==> flow/design.v <==
module uart_rx#(
	parameter CLK_FRE 	= 50,
	parameter UART_RATE = 115200
	) (
	input 				clk,    
	input 				rst_n,
	output 	 			recv_en,	
	output reg 	[ 7:0] 	recv_data,	
	input 				rx_pin 
);
parameter  RATE_CNT = (CLK_FRE * 1000_000 / UART_RATE) - 1;
reg [10:0] clk_cnt;
localparam WAIT = 2'd0, START = 2'd1, RECV = 2'd2, STOP = 2'd3;
reg [1:0] state;
assign recv_en = clk_cnt == RATE_CNT * 3 / 2;
reg [ 7:0] recv_data_r;
reg [ 2:0] recv_cnt;
always@(posedge clk)
	if(!rst_n)begin
		state 		<= WAIT;
		clk_cnt 	<= 0;
		recv_data 	<= 0;
	end
	else
	case(state)
		WAIT:
			if(!rx_pin)begin 
				recv_cnt <= 'd0;
				state <= START;
			end
		START:begin 
			if(clk_cnt == RATE_CNT / 2)begin 
				clk_cnt <= 0;
				state <= RECV;
			end
			else
				clk_cnt <= clk_cnt + 1;
		end
		RECV:begin 
			if(clk_cnt == RATE_CNT)begin 
				clk_cnt <= 0;
				recv_data_r[recv_cnt] <= rx_pin;
				recv_cnt <= recv_cnt + 1;
				state <= (recv_cnt == 7 )?STOP : RECV ;
			end
			else
				clk_cnt <= clk_cnt + 1;
		end
		STOP:begin 
			recv_data <= recv_data_r;
			if(clk_cnt == RATE_CNT * 3 / 2)begin 
				clk_cnt <= 0;
				state <= WAIT;
			end
			else 
				clk_cnt <= clk_cnt + 1;
		end
	endcase
endmodule
module uart_tx#(
	parameter CLK_FRE 	= 50,
	parameter UART_RATE = 115200
	) (
	input 				clk,    
	input 				rst_n,
	input 				send_en ,	
	output 	 			send_busy ,	
	input 		[ 7:0] 	send_data ,	
	output reg 			tx_pin
);
parameter  RATE_CNT = (CLK_FRE * 1000_000 / UART_RATE) - 1;
reg [10:0] clk_cnt;
localparam WAIT = 2'd0, START = 2'd1, SEND = 2'd2, STOP = 2'd3;
reg [1:0] state;
assign send_busy = state != WAIT;
reg [ 7:0] send_data_r;
reg [ 2:0] send_cnt;
always@(posedge clk)
	if(!rst_n)begin
		state 	<= WAIT;
		clk_cnt <= 0;
		tx_pin 	<= 1;
	end
	else
	case(state)
		WAIT:
			if(send_en)begin 
				send_data_r <= send_data;
				send_cnt <= 'd0;
				state <= START;
			end
		START:begin 
			tx_pin <= 0;
			if(clk_cnt == RATE_CNT)begin 
				clk_cnt <= 0;
				state <= SEND;
			end
			else
				clk_cnt <= clk_cnt + 1;
		end
		SEND:begin 
			tx_pin <= send_data_r[send_cnt];
			if(clk_cnt == RATE_CNT)begin 
				clk_cnt <= 0;
				send_cnt <= send_cnt + 1;
				state <= (send_cnt == 7 )?STOP : SEND ;
			end
			else
				clk_cnt <= clk_cnt + 1;
		end
		STOP:begin 
			tx_pin <= 1;
			if(clk_cnt == RATE_CNT)begin 
				clk_cnt <= 0;
				state <= WAIT;
			end
			else
				clk_cnt <= clk_cnt + 1;
		end
	endcase
endmodule
module uart_top (
	input 		clk,    
	input 		rst_n,
	input 		uart_rx,
	output		uart_tx
);
parameter CLK_FRE 		= 50;
parameter UART_RATE 	= 115200;
localparam SEND = 2'd0, WAIT = 2'd1;
reg [1:0] state;
reg  [31:0] wait_cnt;
reg  [ 7:0] send_cnt;
reg  [ 7:0] send_data;
reg  	    send_en;
wire [ 7:0] recv_data;
wire 		recv_en;
wire 		send_busy;
parameter 	ENG_NUM  = 9; 
parameter 	CHE_NUM  = 2; 
parameter 	DATA_NUM = CHE_NUM * 3 + ENG_NUM;  
wire [ DATA_NUM * 8 - 1:0] char_data = {8'hE4,8'hBD,8'hA0,8'hE5,8'hA5,8'hBD,"  World","\r\n"};
wire [ 7:0] char_byte = (send_cnt < DATA_NUM) ? char_data[ (DATA_NUM - 1 - send_cnt) * 8 +: 8] : 8'h00;
always@(posedge clk)
	if(!rst_n)begin
		state 		<= SEND;
		wait_cnt 	<= 0;
		send_cnt 	<= 0;
		send_en 	<= 'b0;
	end
	else
	case(state)
		SEND:begin  
			if(send_cnt == DATA_NUM + 1)begin 
				send_en 	<= 'b0;
				send_cnt 	<=  0;
				state 		<= WAIT;
			end
			else if(!send_busy)begin
				send_en 	<= 'b1;
				send_data 	<= char_byte;
				send_cnt 	<= send_cnt + 1;
			end
		end
		WAIT: 
			if(wait_cnt == CLK_FRE * 1000_000)begin 
				wait_cnt <= 0;
				state <= SEND;
			end
			else begin
				send_en <= recv_en;
				send_data <= recv_data;
				wait_cnt <= wait_cnt + 1;
			end
	endcase
uart_tx #(
	.CLK_FRE 	(CLK_FRE 	),
	.UART_RATE 	(UART_RATE 	)
	)uart_tx_m0(
	.clk 		(clk 		),
	.rst_n 		(rst_n 		),
	.send_en 	(send_en 	),
	.send_busy 	(send_busy 	),
	.send_data 	(send_data 	),
	.tx_pin 	(uart_tx 	)
	);
uart_rx #(
	.CLK_FRE 	(CLK_FRE 	),
	.UART_RATE 	(UART_RATE 	)
	)uart_rx_m0(
	.clk 		(clk 		),
	.rst_n 		(rst_n 		),
	.recv_en 	(recv_en 	),
	.recv_data 	(recv_data 	),
	.rx_pin 	(uart_rx 	)
	);
endmodule
Ticket comment

Reports on uart_top

Each step is given for the RTL above and for the edited RTL.
"original" refers to lines of the RTL above, "edited" to lines of the edited file.
"change" is "edited" less "original", of the values as shown; "relative change" is that difference over "original", in percent.
Operators carry their Yosys type and port widths (W data, S select, Z words).
Cell names lack the library's common part.
Not given: -

Design top: uart_top
Clock: clk
Library: sky130hd
Library corner: tt_025C_1v80

Edit of the RTL

The edit as a unified diff against the file above.
This change comes from a script, not from a designer. The edited design behaves differently; no optimisation was intended.

```diff
@@ -126,5 +126,5 @@
 	output		uart_tx
 );
-parameter CLK_FRE 		= 50;
+parameter CLK_FRE 		= 62;
 parameter UART_RATE 	= 115200;
 localparam SEND = 2'd0, WAIT = 2'd1;
```

After elaboration

Yosys after proc, flatten, opt, wreduce and memory -nomap, before mapping. Memory bits, and registers merged into a memory's read port (data or address), are not among the register bits. Print and check cells are not counted.

Operators by class:

| item                       | original | edited | change | relative change (%) |
| reduce/logical cells       | 23       | 23     | 0      | 0.00 |
| add/subtract/negate cells  | 8        | 8      | 0      | 0.00 |
| multipliers                | 0        | 0      | 0      | - |
| bitwise logic cells        | 4        | 4      | 0      | 0.00 |
| eq/ne operators            | 30       | 30     | 0      | 0.00 |
| mux-type cells             | 42       | 42     | 0      | 0.00 |
| divide/modulo/power cells  | 0        | 0      | 0      | - |
| shifts and indexed selects | 4        | 4      | 0      | 0.00 |
| magnitude comparators      | 1        | 1      | 0      | 0.00 |

Operators by type and width:

| operator               | original | edited | change | relative change (%) |
| $eq A11 B10 Y1 const B | 1        | 3      | +2     | +200.00 |
| $eq A11 B9 Y1 const B  | 2        | 1      | -1     | -50.00 |
| $eq A11 B8 Y1 const B  | 1        | 0      | -1     | -100.00 |

Unchanged operator kinds not shown: 45.

Storage and ports:

| item                            | original | edited | change | relative change (%) |
| register bits                   | 108      | 108    | 0      | 0.00 |
| memories                        | 0        | 0      | 0      | - |
| word width x clocked read ports | 0        | 0      | 0      | - |
| input port bits                 | 3        | 3      | 0      | 0.00 |
| ROM bits                        | 0        | 0      | 0      | - |
| memory bits (writable)          | 0        | 0      | 0      | - |
| bits in latches                 | 0        | 0      | 0      | - |

Longest topological paths

Yosys ltp: most cells in a row. Word level: on the elaborated netlist, between registers, memories and ports. Mapped: between sequential cells and ports; inverters and the memories' decode and read muxes count.

Depth:

| item                          | original | edited | change | relative change (%) |
| depth in word-level cells     | 7        | 7      | 0      | 0.00 |
| ABC_AREA                      | 0        | 0      | -      | - |
| gate-level depth with buffers | 8        | 8      | 0      | 0.00 |
| depth with buffers taken out  | 7        | 7      | 0      | 0.00 |

After synthesis

Source: synth_stat.txt of the flow (Yosys; design flattened, memories mapped). It holds for the ABC_AREA given above (unset counts as 0); a run with the other value may have another netlist.

Synthesis totals:

| item                            | original | edited | change | relative change (%) |
| mapped flip-flops               | 110      | 110    | 0      | 0.00 |
| buffers                         | 23       | 21     | -2     | -8.70 |
| sequential area (µm²)           | 2502.4   | 2502.4 | 0.0    | 0.00 |
| cell area after synthesis (µm²) | 5489.0   | 5313.8 | -175.2 | -3.19 |
| cell count                      | 594      | 548    | -46    | -7.74 |

Cells by type:

| cell type | original | edited | change | relative change (%) |
| nor2b_1   | 18       | 4      | -14    | -77.78 |
| nor2_1    | 75       | 84     | +9     | +12.00 |
| nand3_1   | 32       | 23     | -9     | -28.12 |
| o21ai_0   | 21       | 12     | -9     | -42.86 |
| a21boi_0  | 9        | 1      | -8     | -88.89 |
| nand2_1   | 52       | 46     | -6     | -11.54 |
| clkbuf_1  | 16       | 10     | -6     | -37.50 |
| nand4_1   | 25       | 20     | -5     | -20.00 |
| inv_1     | 22       | 17     | -5     | -22.73 |
| a32o_1    | 0        | 5      | +5     | - |
| nor3_1    | 16       | 12     | -4     | -25.00 |
| a21oi_1   | 12       | 16     | +4     | +33.33 |
| buf_2     | 4        | 8      | +4     | +100.00 |
| a31oi_1   | 3        | 0      | -3     | -100.00 |
| o31ai_1   | 3        | 0      | -3     | -100.00 |
| o2111ai_1 | 0        | 3      | +3     | - |
| o211ai_1  | 0        | 3      | +3     | - |
| xor2_1    | 42       | 40     | -2     | -4.76 |

Unchanged cell types not shown: 18.
Not every row of either side is listed.
The figures by module come from a second, unflattened synthesis with its own total; it is not the netlist above.

Unflattened totals:

| item                                    | original | edited | change | relative change (%) |
| cell total of the unflattened synthesis | 595      | 599    | +4     | +0.67 |
| area (unflattened synthesis) (µm²)      | 5740.5   | 5765.5 | +25.0  | +0.44 |

Each row is one instance without its submodules.

Modules, original:

| module   | cells | area (µm²) | times used |
| uart_top | 308   | 2730.1     | 1 |
| uart_rx  | 181   | 1799.2     | 1 |
| uart_tx  | 106   | 1211.2     | 1 |

Modules, edited:

| module   | cells | area (µm²) | times used |
| uart_top | 314   | 2830.2     | 1 |
| uart_rx  | 180   | 1749.2     | 1 |
| uart_tx  | 105   | 1186.1     | 1 |

Timing after synthesis

Source: OpenSTA report_checks on the synthesized netlist (no wires, ideal clock, input and output delay 20% of the period each), path of least setup slack; recovery checks are left aside. Register names are those of the netlist, which keeps one name where synthesis merged equal registers.

Timing post-synthesis:

| item                          | original                | edited                  | change | relative change (%) |
| path kind                     | input port to flip-flop | input port to flip-flop | -      | - |
| start                         | input port rst_n        | input port rst_n        | -      | - |
| end                           | register send_data[0]   | register send_data[0]   | -      | - |
| input delay (ns)              | 4.000                   | 4.000                   | 0.000  | 0.00 |
| required time (ns)            | 19.630                  | 19.630                  | 0.000  | 0.00 |
| path delay (ns)               | 1.328                   | 0.996                   | -0.332 | -25.00 |
| data arrival time (ns)        | 4.958                   | 4.626                   | -0.332 | -6.70 |
| driving pins on the path      | 4                       | 3                       | -1     | -25.00 |
| clock period (ns)             | 20.0                    | 20.0                    | 0.0    | 0.00 |
| path slack (ns)               | 14.671                  | 15.004                  | +0.333 | - |
| synthesis period reached (ns) | 5.329                   | 4.996                   | -0.333 | -6.25 |

"path delay" is the arrival time less input delay plus setup time.
"driving pins on the path": output pins that drive a net of the path, with the launching flip-flop's if there is one; two outputs of one cell count as two.
"synthesis period reached" is the clock period less the worst setup slack; recovery checks do not enter. This is arithmetic on one report: input and output delays are still those of the set period (20% each).
The rows between start and end are the longest chain of elaborated cells between them; the timing report does not say that the signal goes this way. Where chains are equally long, one stands for them.
Each line given opens the expression or statement behind the cell; cells for indexed reads and writes are added by Yosys, which also makes memories of some case tables.

Between the ends, post-synthesis, original:
Cell sequence: clkbuf_1 > o21ai_2 > buf_2 > nor2_1
Cells in the longest elaborated chain: 1
Elaborated cells between the ends (all ways): 1
Source lines of those cells: 0

Ends and longest elaborated chain, post-synthesis, original:

| item               | line | RTL |
| start: declaration | 124  | `input rst_n,` |
| $reduce_and A5 Y1  | -    |  |
| end: assignment    | 161  | `send_data <= char_byte;` |
| end: assignment    | 172  | `send_data <= recv_data;` |
| end: declaration   | 134  | `reg  [ 7:0] send_data;` |

Between the ends, post-synthesis, edited:
Cell sequence: o21ai_2 > buf_2 > nor2_1
Cells in the longest elaborated chain: 1
Elaborated cells between the ends (all ways): 1
Source lines of those cells: 0

Ends and longest elaborated chain, post-synthesis, edited:

| item               | line | RTL |
| start: declaration | 124  | `input rst_n,` |
| $reduce_and A5 Y1  | -    |  |
| end: assignment    | 161  | `send_data <= char_byte;` |
| end: assignment    | 172  | `send_data <= recv_data;` |
| end: declaration   | 134  | `reg  [ 7:0] send_data;` |

Path in the finished layout

Path of least setup slack in the final report of each run of pair 1 (OpenROAD, finished layout, wires in). Where an end is a register, its clock arrival counts in the times.

Timing post-layout:

| item                     | original                           | edited                          | change | relative change (%) |
| path kind                | input port to flip-flop            | input port to flip-flop         | -      | - |
| start                    | input port rst_n                   | input port rst_n                | -      | - |
| end                      | register uart_rx_m0.recv_data_r[5] | register uart_rx_m0.recv_cnt[0] | -      | - |
| data arrival time (ns)   | 2.65                               | 2.80                            | +0.15  | +5.66 |
| input delay (ns)         | 1.12                               | 1.12                            | 0.00   | 0.00 |
| required time (ns)       | 5.59                               | 5.67                            | +0.08  | +1.43 |
| path slack (ns)          | 2.94                               | 2.87                            | -0.07  | - |
| driving pins on the path | 4                                  | 4                               | 0      | 0.00 |
| clock period (ns)        | 5.61                               | 5.61                            | 0.00   | 0.00 |

The rows between start and end are the longest chain of elaborated cells between them; the timing report does not say that the signal goes this way. Where chains are equally long, one stands for them.

Between the ends, post-layout, original:
Cell sequence: clkdlybuf4s50_1 > buf_4 > nand3_1 > a21oi_1
Cells in the longest elaborated chain: 1
Elaborated cells between the ends (all ways): 1
Source lines of those cells: 0

Ends and longest elaborated chain, post-layout, original:

| item               | line | RTL |
| start: declaration | 124  | `input rst_n,` |
| $reduce_and A3 Y1  | -    |  |
| end: assignment    | 42   | `recv_data_r[recv_cnt] <= rx_pin;` |
| end: declaration   | 16   | `reg [ 7:0] recv_data_r;` |

Between the ends, post-layout, edited:
Cell sequence: clkdlybuf4s50_1 > inv_1 > a21oi_1 > o211a_1
Cells in the longest elaborated chain: 1
Elaborated cells between the ends (all ways): 1
Source lines of those cells: 0

Ends and longest elaborated chain, post-layout, edited:

| item               | line | RTL |
| start: declaration | 124  | `input rst_n,` |
| $reduce_and A4 Y1  | -    |  |
| end: assignment    | 28   | `recv_cnt <= 'd0;` |
| end: assignment    | 43   | `recv_cnt <= recv_cnt + 1;` |
| end: declaration   | 17   | `reg [ 2:0] recv_cnt;` |

Layout results

Runs of the flow (Yosys, OpenROAD) on both versions; the two runs of a pair have the same settings. The constraints put input and output delay at 20% of the set period each and load the outputs with 0.01 pF.

Flow settings, pair 1:
CORE_UTILIZATION: 40
period_ns: 5.61
CAP_MARGIN: 20
CORE_MARGIN: 2
SLEW_MARGIN: 20

Measured results, pair 1:

| item                                   | original | edited   | change    | relative change (%) |
| final setup TNS (ns)                   | 0.000    | 0.000    | 0.000     | - |
| total power of the final layout (W)    | 0.001973 | 0.002091 | +0.000118 | +5.98 |
| utilization after routing (%)          | 44.7     | 44.6     | -0.1      | - |
| setup slack of the critical path (ns)  | 2.941    | 2.868    | -0.073    | - |
| worst hold slack (ns)                  | 0.415    | 0.420    | +0.005    | - |
| standard-cell area after routing (µm²) | 5964.5   | 5834.4   | -130.1    | -2.18 |
| area of the die (µm²)                  | 14676.1  | 14222.9  | -453.2    | -3.09 |
| clock period reached (ns)              | 2.669    | 2.742    | +0.073    | +2.74 |
| mapped cell area after synthesis (µm²) | 5489.0   | 5313.8   | -175.2    | -3.19 |

Flow settings, pair 2:
CELL_PAD_IN_SITES_DETAIL_PLACEMENT: 0
CORE_UTILIZATION: 25
CTS_CLUSTER_DIAMETER: 368
CTS_CLUSTER_SIZE: 32
PLACE_DENSITY: 0.72
period_ns: 5.5
CAP_MARGIN: 20
CORE_MARGIN: 2
SLEW_MARGIN: 20

Measured results, pair 2:

| item                                   | original | edited   | change    | relative change (%) |
| final setup TNS (ns)                   | 0.000    | 0.000    | 0.000     | - |
| total power of the final layout (W)    | 0.00205  | 0.002059 | +0.000009 | +0.44 |
| utilization after routing (%)          | 28.2     | 28.3     | +0.1      | - |
| setup slack of the critical path (ns)  | 2.850    | 2.724    | -0.126    | - |
| worst hold slack (ns)                  | 0.420    | 0.426    | +0.006    | - |
| standard-cell area after routing (µm²) | 6110.9   | 5926.9   | -184.0    | -3.01 |
| area of the die (µm²)                  | 23157.2  | 22437.0  | -720.2    | -3.11 |
| clock period reached (ns)              | 2.650    | 2.776    | +0.126    | +4.75 |
| mapped cell area after synthesis (µm²) | 5489.0   | 5313.8   | -175.2    | -3.19 |

"clock period reached" is the run's clock period less its worst setup slack. It is reckoned from that one timing run; input and output delays stay at 20% of the period that was set.
"total power of the final layout" rests on the timing tool's default activity at the inputs, not on a simulated workload.
